==> flow/design.v <==
module ahb_slave_controller (
    input  wire        HCLK,         
    input  wire        HRESETn,      
    input  wire        HWRITE,       
    input  wire [1:0]  HTRANS,       
    input  wire        HSEL,         
    input  logic [31:0] HADDR,       
    input  logic [2:0]  HSIZE,       
    input  logic [2:0]  HBURST,      
    input  logic [3:0]  HPROT,       
    input  logic        HMASTLOCK,   
    input  logic [3:0]  HWSTRB,      
    input  logic [31:0] HWDATA,      
    output logic       HREADY,       
    output logic       HRESP,        
    output logic [31:0] HRDATA,      
    output logic [31:0] addr,        
    output logic [2:0]  size,        
    output logic [2:0]  burst,       
    output logic [3:0]  prot,        
    output logic        mastlock,    
    output logic [3:0]  strb,        
    output logic [31:0] write_data,  
    input  logic [31:0] read_data,   
    output logic        write_read,  
    output logic        transfer_valid,  
    input  logic        error_flag   
);
    logic trans_type_reg;
    logic addr_phase_valid;
    logic data_phase_valid;
    typedef enum logic [1:0] {
        IDLE = 2'b00,
        DATA_PHASE = 2'b01,
        ERROR = 2'b10
    } state_t;
    state_t state, next_state;
    assign addr_phase_valid = HSEL && (HTRANS == 2'b10 || HTRANS == 2'b11);
    assign data_phase_valid = (state == DATA_PHASE);
    always_ff @(posedge HCLK or negedge HRESETn) begin
        if (!HRESETn) begin
            trans_type_reg <= 1'b0;
            addr <= 32'b0;
            size <= 3'b0;
            burst <= 3'b0;
            prot <= 4'b0;
            mastlock <= 1'b0;
            strb <= 4'b0;
        end else begin
            if (addr_phase_valid && HREADY) begin
                trans_type_reg <= HWRITE;
                addr <= HADDR;
                size <= HSIZE;
                burst <= HBURST;
                prot <= HPROT;
                mastlock <= HMASTLOCK;
                strb <= HWSTRB;
            end
        end
    end
    assign write_data = HWDATA;
    assign HRDATA = read_data;
    always_ff @(posedge HCLK or negedge HRESETn) begin
        if (!HRESETn) begin
            state <= IDLE;
        end else begin
            state <= next_state;
        end
    end
    always_comb begin
        write_read = 1'b0;
        transfer_valid = 1'b0;
        HRESP = 1'b0;
        HREADY = 1'b1;
        next_state = state;
        case (state)
            IDLE: begin
                if (addr_phase_valid) begin
                    next_state = DATA_PHASE;
                    HREADY = 1'b1;  
                end
            end
            DATA_PHASE: begin
                write_read = trans_type_reg;  
                transfer_valid = 1'b1;        
                if (error_flag) begin
                    HRESP = 1'b1;            
                    next_state = ERROR;
                    HREADY = 1'b0;           
                end else if (addr_phase_valid) begin
                    next_state = DATA_PHASE;  
                    HREADY = 1'b1;
                end else begin
                    next_state = IDLE;       
                    HREADY = 1'b1;
                end
            end
            ERROR: begin
                HRESP = 1'b1;        
                HREADY = 1'b1;       
                if (addr_phase_valid)
                    next_state = DATA_PHASE;
                else
                    next_state = IDLE;
            end
            default: begin
                next_state = IDLE;
            end
        endcase
    end
endmodule
module ahb_slave_reg_file (
    input  logic        HCLK,         
    input  logic        HRESETn,      
    input  logic [31:0] addr,         
    input  logic [2:0]  size,         
    input  logic [2:0]  burst,        
    input  logic [3:0]  prot,         
    input  logic        mastlock,     
    input  logic [3:0]  strb,         
    input  logic [31:0] write_data,   
    output logic [31:0] read_data,    
    input  logic        write_read,      
    input  logic        transfer_valid,  
    output logic        error_flag,   
    output logic [31:0] tdr_o,        
    output logic [31:0] lcr_o,        
    output logic [31:0] ocr_o,        
    output logic [31:0] fcr_o,        
    output logic [31:0] ier_o,        
    output logic [31:0] hcr_o,        
    input  logic [31:0] rdr_i,        
    input  logic [31:0] lsr_i,        
    input  logic [31:0] iir_i         
);
    logic [31:0] addr_reg;
    logic [2:0]  size_reg;
    logic [3:0]  strb_reg;
    assign addr_reg = addr;
    assign size_reg = size;
    assign strb_reg = strb;
    typedef enum logic [11:0] {
        ADDR_TDR = 12'h000,
        ADDR_RDR = 12'h004,
        ADDR_LCR = 12'h008,
        ADDR_OCR = 12'h00C,
        ADDR_LSR = 12'h010,
        ADDR_FCR = 12'h014,
        ADDR_IER = 12'h018,
        ADDR_IIR = 12'h01C,
        ADDR_HCR = 12'h020
    } apb_addr_e;
    function automatic logic check_alignment(input logic [31:0] address, input logic [2:0] transfer_size);
        case (transfer_size)
            3'b000: check_alignment = 1'b1;                     
            3'b001: check_alignment = (address[0] == 1'b0);     
            3'b010: check_alignment = (address[1:0] == 2'b00);  
            default: check_alignment = 1'b0;                    
        endcase
    endfunction
    always_comb begin
        error_flag = 1'b0;
        if (transfer_valid) begin
            if (addr_reg[31:12] != 20'h0 || 
                (addr_reg[11:0] != ADDR_TDR && 
                 addr_reg[11:0] != ADDR_RDR && 
                 addr_reg[11:0] != ADDR_LCR && 
                 addr_reg[11:0] != ADDR_OCR && 
                 addr_reg[11:0] != ADDR_LSR && 
                 addr_reg[11:0] != ADDR_FCR && 
                 addr_reg[11:0] != ADDR_IER && 
                 addr_reg[11:0] != ADDR_IIR && 
                 addr_reg[11:0] != ADDR_HCR)) begin
                error_flag = 1'b1;
            end
            if (!check_alignment(addr_reg, size_reg)) begin
                error_flag = 1'b1;
            end
            if (size_reg > 3'b010) begin  
                error_flag = 1'b1;
            end
            if (write_read && (addr_reg[11:0] == ADDR_RDR || 
                              addr_reg[11:0] == ADDR_LSR || 
                              addr_reg[11:0] == ADDR_IIR)) begin
                error_flag = 1'b1;
            end
        end
    end
    always_ff @(posedge HCLK or negedge HRESETn) begin
        if (!HRESETn) begin
            tdr_o <= 32'b0;
            lcr_o <= 32'b0;
            ocr_o <= 32'b0;
            fcr_o <= 32'b0;
            ier_o <= 32'b0;
            hcr_o <= 32'b0;
        end else if (write_read && !error_flag && transfer_valid) begin
            unique case (addr_reg[11:0])
                ADDR_TDR: begin
                    if (strb_reg[0]) tdr_o[7:0]   <= write_data[7:0];
                    if (strb_reg[1]) tdr_o[15:8]  <= write_data[15:8];
                    if (strb_reg[2]) tdr_o[23:16] <= write_data[23:16];
                    if (strb_reg[3]) tdr_o[31:24] <= write_data[31:24];
                end
                ADDR_LCR: begin
                    if (strb_reg[0]) lcr_o[7:0]   <= write_data[7:0];
                    if (strb_reg[1]) lcr_o[15:8]  <= write_data[15:8];
                    if (strb_reg[2]) lcr_o[23:16] <= write_data[23:16];
                    if (strb_reg[3]) lcr_o[31:24] <= write_data[31:24];
                end
                ADDR_OCR: begin
                    if (strb_reg[0]) ocr_o[7:0]   <= write_data[7:0];
                    if (strb_reg[1]) ocr_o[15:8]  <= write_data[15:8];
                    if (strb_reg[2]) ocr_o[23:16] <= write_data[23:16];
                    if (strb_reg[3]) ocr_o[31:24] <= write_data[31:24];
                end
                ADDR_FCR: begin
                    if (strb_reg[0]) fcr_o[7:0]   <= write_data[7:0];
                    if (strb_reg[1]) fcr_o[15:8]  <= write_data[15:8];
                    if (strb_reg[2]) fcr_o[23:16] <= write_data[23:16];
                    if (strb_reg[3]) fcr_o[31:24] <= write_data[31:24];
                end
                ADDR_IER: begin
                    if (strb_reg[0]) ier_o[7:0]   <= write_data[7:0];
                    if (strb_reg[1]) ier_o[15:8]  <= write_data[15:8];
                    if (strb_reg[2]) ier_o[23:16] <= write_data[23:16];
                    if (strb_reg[3]) ier_o[31:24] <= write_data[31:24];
                end
                ADDR_HCR: begin
                    if (strb_reg[0]) hcr_o[7:0]   <= write_data[7:0];
                    if (strb_reg[1]) hcr_o[15:8]  <= write_data[15:8];
                    if (strb_reg[2]) hcr_o[23:16] <= write_data[23:16];
                    if (strb_reg[3]) hcr_o[31:24] <= write_data[31:24];
                end
                default: ;  
            endcase
        end
    end
    always_comb begin
        read_data = 32'b0;
        if (!write_read && !error_flag && transfer_valid) begin
            unique case (addr_reg[11:0])
                ADDR_TDR: read_data = tdr_o;
                ADDR_RDR: read_data = rdr_i;
                ADDR_LCR: read_data = lcr_o;
                ADDR_OCR: read_data = ocr_o;
                ADDR_LSR: read_data = lsr_i;
                ADDR_FCR: read_data = fcr_o;
                ADDR_IER: read_data = ier_o;
                ADDR_IIR: read_data = iir_i;
                ADDR_HCR: read_data = hcr_o;
                default: read_data = 32'b0;
            endcase
        end
    end
endmodule
module ahb_slave (
    input  wire        HCLK,         
    input  wire        HRESETn,      
    input  wire [31:0] HADDR,        
    input  wire        HWRITE,       
    input  wire [2:0]  HSIZE,        
    input  wire [2:0]  HBURST,       
    input  wire [3:0]  HPROT,        
    input  wire [1:0]  HTRANS,       
    input  wire        HMASTLOCK,    
    input  wire        HSEL,         
    input  wire [31:0] HWDATA,       
    output wire [31:0] HRDATA,       
    output wire        HREADY,       
    output wire        HRESP,        
    input  wire [3:0]  HWSTRB,       
    output wire [31:0] tdr_o,        
    output wire [31:0] lcr_o,        
    output wire [31:0] ocr_o,        
    output wire [31:0] fcr_o,        
    output wire [31:0] ier_o,        
    output wire [31:0] hcr_o,        
    input  wire [31:0] rdr_i,        
    input  wire [31:0] lsr_i,        
    input  wire [31:0] iir_i         
);
    logic        write_read;      
    logic        error_flag;      
    logic        transfer_valid;  
    logic [31:0] addr;            
    logic [2:0]  size;            
    logic [2:0]  burst;           
    logic [3:0]  prot;            
    logic        mastlock;        
    logic [3:0]  strb;            
    logic [31:0] write_data;      
    logic [31:0] read_data;       
    ahb_slave_controller u_controller (
        .HCLK(HCLK),
        .HRESETn(HRESETn),
        .HWRITE(HWRITE),
        .HTRANS(HTRANS),
        .HSEL(HSEL),
        .HADDR(HADDR),
        .HSIZE(HSIZE),
        .HBURST(HBURST),
        .HPROT(HPROT),
        .HMASTLOCK(HMASTLOCK),
        .HWSTRB(HWSTRB),
        .HWDATA(HWDATA),
        .HREADY(HREADY),
        .HRESP(HRESP),
        .HRDATA(HRDATA),
        .addr(addr),
        .size(size),
        .burst(burst),
        .prot(prot),
        .mastlock(mastlock),
        .strb(strb),
        .write_data(write_data),
        .read_data(read_data),
        .write_read(write_read),
        .transfer_valid(transfer_valid),
        .error_flag(error_flag)
    );
    ahb_slave_reg_file u_reg_file (
        .HCLK(HCLK),
        .HRESETn(HRESETn),
        .addr(addr),
        .size(size),
        .burst(burst),
        .prot(prot),
        .mastlock(mastlock),
        .strb(strb),
        .write_data(write_data),
        .read_data(read_data),
        .write_read(write_read),
        .transfer_valid(transfer_valid),
        .error_flag(error_flag),
        .tdr_o(tdr_o),
        .lcr_o(lcr_o),
        .ocr_o(ocr_o),
        .fcr_o(fcr_o),
        .ier_o(ier_o),
        .hcr_o(hcr_o),
        .rdr_i(rdr_i),
        .lsr_i(lsr_i),
        .iir_i(iir_i)
    );
endmodule
# From RTL to reports: ahb_slave
# Module ahb_slave before and after one edit of its RTL, step after step.
# "orig" refers to lines of the RTL above, "edited" to lines of the edited file.
# "change": "edited" minus "orig" as printed here.
# Operators carry their Yosys type and port widths (W data, S select, Z words).
# Cell names lack the library's common part.
# Not given: --
dict set report design {
  top_module {ahb_slave}
  clk_port {HCLK}
  library {sky130hd}
  lib_corner {tt_025C_1v80}
}

# Edit of the RTL
# The edit as a unified diff against the file above.
# A script made this edit. It changes what the design does and was not meant as an optimisation.
# begin of diff
@@ -292,4 +292,7 @@
     logic [31:0] write_data;      
     logic [31:0] read_data;       
+    wire HREADY_m, HREADY_s;
+    wire HRESP_m, HRESP_s;
+    wire [2:0] burst_m, burst_s;
     ahb_slave_controller u_controller (
         .HCLK(HCLK),
@@ -305,10 +308,10 @@
         .HWSTRB(HWSTRB),
         .HWDATA(HWDATA),
-        .HREADY(HREADY),
-        .HRESP(HRESP),
+        .HREADY(HREADY_m),
+        .HRESP(HRESP_m),
         .HRDATA(HRDATA),
         .addr(addr),
         .size(size),
-        .burst(burst),
+        .burst(burst_m),
         .prot(prot),
         .mastlock(mastlock),
@@ -320,4 +323,11 @@
         .error_flag(error_flag)
     );
+    ahb_slave_controller u_controller_twin (.HCLK(HCLK), .HRESETn(HRESETn), .HWRITE(HWRITE),
+        .HTRANS(HTRANS), .HSEL(HSEL), .HADDR(HADDR), .HSIZE(HSIZE), .HBURST(HBURST), .HPROT(HPROT),
+        .HMASTLOCK(HMASTLOCK), .HWSTRB(HWSTRB), .HWDATA(HWDATA), .HREADY(HREADY_s), .HRESP(HRESP_s),
+        .burst(burst_s), .read_data(read_data), .error_flag(~error_flag));
+    assign HREADY = HREADY_m ^ HREADY_s;
+    assign HRESP = HRESP_m ^ HRESP_s;
+    assign burst = burst_m ^ burst_s;
     ahb_slave_reg_file u_reg_file (
         .HCLK(HCLK),
# end of diff

# Word-level counts
# Counts by Yosys on the flattened word-level netlist (proc, flatten, opt, wreduce; memories kept). Register bits leave out memories and registers merged into their read ports (data or address). Print and check cells are left out. Cells with the same type and inputs are merged into one.
# item orig edited change
set bits {}
lappend bits {ff_bits 234 236 2}
lappend bits {out_inout_bits 226 226 0}
# item orig edited change
set classes {}
lappend classes {n_cmp 1 1 0}
lappend classes {n_eq 23 26 3}
lappend classes {n_mux 19 23 4}
lappend classes {logic 1 3 2}
lappend classes {reduce_and_logical 51 52 1}
# cell orig edited change
set op_table {}
lappend op_table {{$xor A1 B1 Y1} 0 2 2}
lappend op_table {{$mux W1} 12 13 1}
lappend op_table {{$eq A2 B2 Y1 const B} 3 4 1}
lappend op_table {{$logic_not A2 Y1} 2 3 1}
lappend op_table {{$mux W2} 2 3 1}
lappend op_table {{$eq A2 B1 Y1 const B} 1 2 1}
lappend op_table {{$ne A2 B1 Y1 const B} 1 2 1}
lappend op_table {{$pmux W1 S2} 1 2 1}
lappend op_table {{$pmux W2 S3} 1 2 1}
lappend op_table {{$reduce_and A3 Y1} 24 24 0}
lappend op_table {{$logic_and A1 B1 Y1} 15 15 0}
lappend op_table {{$eq A12 B5 Y1 const B} 4 4 0}
lappend op_table {{$logic_or A1 B1 Y1} 4 4 0}
lappend op_table {{$ne A12 B5 Y1 const B} 4 4 0}
lappend op_table {{$eq A12 B4 Y1 const B} 2 2 0}
lappend op_table {{$logic_not A1 Y1} 2 2 0}
lappend op_table {{$ne A12 B4 Y1 const B} 2 2 0}
lappend op_table {{$eq A12 B3 Y1 const B} 1 1 0}
lappend op_table {{$eq A12 B6 Y1 const B} 1 1 0}
lappend op_table {{$eq A3 B1 Y1 const B} 1 1 0}
lappend op_table {{$eq A3 B2 Y1 const B} 1 1 0}
lappend op_table {{$gt A3 B2 Y1 const B} 1 1 0}
lappend op_table {{$logic_not A12 Y1} 1 1 0}
lappend op_table {{$logic_not A3 Y1} 1 1 0}
lappend op_table {{$mux W32} 1 1 0}
lappend op_table {{$ne A12 B3 Y1 const B} 1 1 0}
lappend op_table {{$ne A12 B6 Y1 const B} 1 1 0}
lappend op_table {{$not A1 Y1} 1 1 0}
# Not every row of either side is listed.

# Longest topological paths
# Longest topological path by Yosys (ltp), each cell counted once; first at word level (registers and memories cut), then after technology mapping (sequential cells cut; the memories' decode and read muxes count).
# item orig edited change
set depth {}
lappend depth {depth_word 19 19 0}
lappend depth {abc_area 0 0 --}
lappend depth {ltp_mapped 9 9 0}
lappend depth {depth_no_buf 6 6 0}

# Netlist
# Source: synth_stat.txt of the flow (Yosys; design flattened, memories mapped). It holds for the ABC_AREA given above (unset counts as 0); a run with the other value may have another netlist.
# item orig edited change
set synth_totals {}
lappend synth_totals {cell_count 1054 1091 37}
lappend synth_totals {yosys_area_mm2 0.0126972 0.0126196 -0.0000776}
lappend synth_totals {ffs 235 238 3}
lappend synth_totals {buf_cells 81 82 1}
# cell_type orig edited change
set types {}
lappend types {mux2_4 64 0 -64}
lappend types {mux2_2 136 196 60}
lappend types {nand4_1 2 41 39}
lappend types {nand3_1 26 57 31}
lappend types {o311ai_0 30 0 -30}
lappend types {a222oi_1 11 27 16}
lappend types {a22oi_1 45 31 -14}
lappend types {mux2i_1 29 42 13}
lappend types {nand2_1 84 72 -12}
lappend types {a221oi_1 20 10 -10}
lappend types {o21ai_0 10 18 8}
lappend types {a22o_1 9 1 -8}
lappend types {mux2_1 2 10 8}
lappend types {or3_1 9 2 -7}
lappend types {nor2_1 22 28 6}
lappend types {nor3_1 7 13 6}
lappend types {a32oi_1 6 0 -6}
lappend types {o2bb2ai_1 6 2 -4}
# Not every row of either side is listed.
# By module: a second synthesis without flattening, with its own total; a netlist apart from the flattened one above.
# item orig edited change
set unflattened {}
lappend unflattened {cells_unflattened 983 1166 183}
lappend unflattened {hier_area_mm2 0.0126434 0.0151996 0.0025562}
# Rows give one instance, submodules left out.
# module instances n_cells area_mm2 seq_area_mm2
set by_module_orig {}
lappend by_module_orig {ahb_slave_reg_file 1 806 0.0101347 0.0048046}
lappend by_module_orig {ahb_slave_controller 1 177 0.0025087 0.0012775}
lappend by_module_orig {ahb_slave 1 0 0 0}
# module instances n_cells area_mm2 seq_area_mm2
set by_module_edited {}
lappend by_module_edited {ahb_slave_reg_file 1 806 0.0101347 0.0048046}
lappend by_module_edited {ahb_slave_controller 2 177 0.0025087 0.0012775}
lappend by_module_edited {ahb_slave 1 6 0.0000475 0}

# Path before layout
# Source: OpenSTA report_checks on the synthesized netlist (no wires, ideal clock, input and output delay 20% of the period each), path of least setup slack; recovery checks are left aside. Register names are those of the netlist, which keeps one name where synthesis merged equal registers.
# item orig edited change
set synth_timing {}
lappend synth_timing {kind {flip-flop to output port} {flip-flop to output port} --}
lappend synth_timing {startpoint {register u_controller.addr[13]} {register u_controller.addr[0]} --}
lappend synth_timing {endpoint {output HRDATA[20]} {output HRDATA[14]} --}
lappend synth_timing {period_ns 5.0 5.0 0.0}
lappend synth_timing {out_delay_ns 1.000 1.000 0.000}
lappend synth_timing {t_first_pin_ns 0.000 0.000 0.000}
lappend synth_timing {t_arrival_ns 2.427 2.419 -0.008}
lappend synth_timing {required_ns 4.000 4.000 0.000}
lappend synth_timing {setup_slack_ns 1.573 1.581 0.008}
lappend synth_timing {delay_ns 2.427 2.419 -0.008}
lappend synth_timing {stages 9 8 -1}
lappend synth_timing {path_buffers 3 3 0}
lappend synth_timing {synth_period_reached_ns 3.427 3.419 -0.008}
# "delay_ns" is the arrival time less input delay plus setup time.
# At an output port there is no setup time.
# "stages" counts driving pins, that of a launching flip-flop among them; a cell with two outputs on the path counts twice.
# "synth_period_reached_ns" = period - worst setup slack (recovery checks aside). The figure is calculated, with input and output delays left at 20% of the set period.
# The rows between start and end are the longest chain of elaborated cells between them; the timing report does not say that the signal goes this way. Where chains are equally long, one stands for them.
# Each line given opens the expression or statement behind the cell; cells for indexed reads and writes are added by Yosys, which also makes memories of some case tables.
dict set report synth_between_orig {
  path_cell_list {dfrtp_1 or4_4 a2111oi_4 nand3b_2 buf_6 or3b_1 clkbuf_2 buf_6 a31oi_1}
  elab_chain_cells 11
}
# item line
set synth_rtl_orig {}
lappend synth_rtl_orig {{start, declared} 17} ;# output logic [31:0] addr,
lappend synth_rtl_orig {{start, assigned} 43} ;# addr <= 32'b0;
lappend synth_rtl_orig {{start, assigned} 52} ;# addr <= HADDR;
lappend synth_rtl_orig {{$reduce_bool A20 Y1} 164} ;# if (addr_reg[31:12] != 20'h0 ||
lappend synth_rtl_orig {{$logic_or A1 B1 Y1} 164}
lappend synth_rtl_orig {{$mux W1} 164}
lappend synth_rtl_orig {{$mux W1} 176} ;# if (!check_alignment(addr_reg, size_reg)) begin
lappend synth_rtl_orig {{$mux W1} 179} ;# if (size_reg > 3'b010) begin
lappend synth_rtl_orig {{$mux W1} 182} ;# if (write_read && (addr_reg[11:0] == ADDR_RDR ||
lappend synth_rtl_orig {{$mux W1} 163} ;# if (transfer_valid) begin
lappend synth_rtl_orig {{$logic_not A1 Y1} 241} ;# if (!write_read && !error_flag && transfer_valid) begin
lappend synth_rtl_orig {{$logic_and A1 B1 Y1 (2 in a row)} 241}
lappend synth_rtl_orig {{$mux W32} 241}
lappend synth_rtl_orig {{end, declared} 269} ;# output wire [31:0] HRDATA,
dict set report synth_between_edited {
  path_cell_list {dfrtp_1 buf_2 or4b_2 nor3_2 buf_4 buf_2 a22oi_1 a31oi_1}
  elab_chain_cells 19
}
# item line
set synth_rtl_edited {}
lappend synth_rtl_edited {{start, declared} 17} ;# output logic [31:0] addr,
lappend synth_rtl_edited {{start, assigned} 43} ;# addr <= 32'b0;
lappend synth_rtl_edited {{start, assigned} 52} ;# addr <= HADDR;
lappend synth_rtl_edited {{$reduce_bool A12 Y1} 165} ;# (addr_reg[11:0] != ADDR_TDR &&
lappend synth_rtl_edited {{$logic_and A1 B1 Y1 (8 in a row)} 165}
lappend synth_rtl_edited {{$logic_or A1 B1 Y1} 164} ;# if (addr_reg[31:12] != 20'h0 ||
lappend synth_rtl_edited {{$mux W1} 164}
lappend synth_rtl_edited {{$mux W1} 176} ;# if (!check_alignment(addr_reg, size_reg)) begin
lappend synth_rtl_edited {{$mux W1} 179} ;# if (size_reg > 3'b010) begin
lappend synth_rtl_edited {{$mux W1} 182} ;# if (write_read && (addr_reg[11:0] == ADDR_RDR ||
lappend synth_rtl_edited {{$mux W1} 163} ;# if (transfer_valid) begin
lappend synth_rtl_edited {{$logic_not A1 Y1} 241} ;# if (!write_read && !error_flag && transfer_valid) begin
lappend synth_rtl_edited {{$logic_and A1 B1 Y1 (2 in a row)} 241}
lappend synth_rtl_edited {{$mux W32} 241}
lappend synth_rtl_edited {{end, declared} 269} ;# output wire [31:0] HRDATA,

# Path in the finished layout
# Path of least setup slack in the final report of each run of set A (OpenROAD, finished layout, wires in). Where an end is a register, its clock arrival counts in the times.
# item orig edited change
set layout_timing {}
lappend layout_timing {kind {flip-flop to output port} {flip-flop to output port} --}
lappend layout_timing {startpoint {register u_controller.addr[9]} {register u_controller.addr[13]} --}
lappend layout_timing {endpoint {output HRDATA[31]} {output HRDATA[1]} --}
lappend layout_timing {period_ns 5.0 5.0 0.0}
lappend layout_timing {out_delay_ns 1.00 1.00 0.00}
lappend layout_timing {t_first_pin_ns 0.54 0.54 0.00}
lappend layout_timing {t_arrival_ns 3.81 3.86 0.05}
lappend layout_timing {required_ns 4.00 4.00 0.00}
lappend layout_timing {setup_slack_ns 0.19 0.14 -0.05}
lappend layout_timing {stages 9 8 -1}
lappend layout_timing {path_buffers 3 2 -1}
# The rows between start and end are the longest chain of elaborated cells between them; the timing report does not say that the signal goes this way. Where chains are equally long, one stands for them.
dict set report layout_between_orig {
  path_cell_list {dfrtp_1 nor4_4 nand3_1 buf_4 nor2_4 buf_4 a21oi_1 a31oi_1 clkdlybuf4s50_1}
  elab_chain_cells 19
}
# item line
set layout_rtl_orig {}
lappend layout_rtl_orig {{start, declared} 17} ;# output logic [31:0] addr,
lappend layout_rtl_orig {{start, assigned} 43} ;# addr <= 32'b0;
lappend layout_rtl_orig {{start, assigned} 52} ;# addr <= HADDR;
lappend layout_rtl_orig {{$reduce_bool A12 Y1} 165} ;# (addr_reg[11:0] != ADDR_TDR &&
lappend layout_rtl_orig {{$logic_and A1 B1 Y1 (8 in a row)} 165}
lappend layout_rtl_orig {{$logic_or A1 B1 Y1} 164} ;# if (addr_reg[31:12] != 20'h0 ||
lappend layout_rtl_orig {{$mux W1} 164}
lappend layout_rtl_orig {{$mux W1} 176} ;# if (!check_alignment(addr_reg, size_reg)) begin
lappend layout_rtl_orig {{$mux W1} 179} ;# if (size_reg > 3'b010) begin
lappend layout_rtl_orig {{$mux W1} 182} ;# if (write_read && (addr_reg[11:0] == ADDR_RDR ||
lappend layout_rtl_orig {{$mux W1} 163} ;# if (transfer_valid) begin
lappend layout_rtl_orig {{$logic_not A1 Y1} 241} ;# if (!write_read && !error_flag && transfer_valid) begin
lappend layout_rtl_orig {{$logic_and A1 B1 Y1 (2 in a row)} 241}
lappend layout_rtl_orig {{$mux W32} 241}
lappend layout_rtl_orig {{end, declared} 269} ;# output wire [31:0] HRDATA,
dict set report layout_between_edited {
  path_cell_list {dfrtp_1 or4_1 a2111oi_2 and3_1 nand3_2 buf_4 a41oi_1 clkdlybuf4s50_1}
  elab_chain_cells 11
}
# item line
set layout_rtl_edited {}
lappend layout_rtl_edited {{start, declared} 17} ;# output logic [31:0] addr,
lappend layout_rtl_edited {{start, assigned} 43} ;# addr <= 32'b0;
lappend layout_rtl_edited {{start, assigned} 52} ;# addr <= HADDR;
lappend layout_rtl_edited {{$reduce_bool A20 Y1} 164} ;# if (addr_reg[31:12] != 20'h0 ||
lappend layout_rtl_edited {{$logic_or A1 B1 Y1} 164}
lappend layout_rtl_edited {{$mux W1} 164}
lappend layout_rtl_edited {{$mux W1} 176} ;# if (!check_alignment(addr_reg, size_reg)) begin
lappend layout_rtl_edited {{$mux W1} 179} ;# if (size_reg > 3'b010) begin
lappend layout_rtl_edited {{$mux W1} 182} ;# if (write_read && (addr_reg[11:0] == ADDR_RDR ||
lappend layout_rtl_edited {{$mux W1} 163} ;# if (transfer_valid) begin
lappend layout_rtl_edited {{$logic_not A1 Y1} 241} ;# if (!write_read && !error_flag && transfer_valid) begin
lappend layout_rtl_edited {{$logic_and A1 B1 Y1 (2 in a row)} 241}
lappend layout_rtl_edited {{$mux W32} 241}
lappend layout_rtl_edited {{end, declared} 269} ;# output wire [31:0] HRDATA,

# Layout results
# Runs of the flow (Yosys, OpenROAD) on both versions; the two runs of a pair have the same settings. The constraints put input and output delay at 20% of the set period each and load the outputs with 0.01 pF.
dict set report flow_settings_set_A {
  CORE_UTILIZATION 40
  period_ns 5.0
  CAP_MARGIN 20
  CORE_MARGIN 2
  SLEW_MARGIN 20
}
# item orig edited change
set measured_set_A {}
lappend measured_set_A {yosys_chip_area_mm2 0.0126972 0.0126196 -0.0000776}
lappend measured_set_A {final_die_area_mm2 0.0331841 0.0329858 -0.0001983}
lappend measured_set_A {final_util_pct 57.8 57.8 0.0}
lappend measured_set_A {timing.setup.ws_ns 0.189 0.142 -0.047}
lappend measured_set_A {fin_tns_ns 0.000 0.000 0.000}
lappend measured_set_A {total_power_uw 5328 5367 39}
lappend measured_set_A {clock_period_reached_ns 4.811 4.858 0.047}
dict set report flow_settings_set_B {
  CORE_UTILIZATION 32
  GPL_TIMING_DRIVEN 0
  PLACE_DENSITY_LB_ADDON 0.13
  period_ns 7.99
  CAP_MARGIN 20
  CORE_MARGIN 2
  SLEW_MARGIN 20
}
# item orig edited change
set measured_set_B {}
lappend measured_set_B {yosys_chip_area_mm2 0.0126972 0.0126196 -0.0000776}
lappend measured_set_B {final_die_area_mm2 0.0412882 0.0410407 -0.0002475}
lappend measured_set_B {final_util_pct 47.4 47.0 -0.4}
lappend measured_set_B {timing.setup.ws_ns 0.989 0.995 0.006}
lappend measured_set_B {fin_tns_ns 0.000 0.000 0.000}
lappend measured_set_B {total_power_uw 3412 3342 -70}
lappend measured_set_B {clock_period_reached_ns 7.001 6.995 -0.006}
# "clock_period_reached_ns" = clock period - worst setup slack. The figure is calculated, with input and output delays left at 20% of the set period.
# "total_power_uw" is the tool's figure for a default switching activity; nothing was simulated.
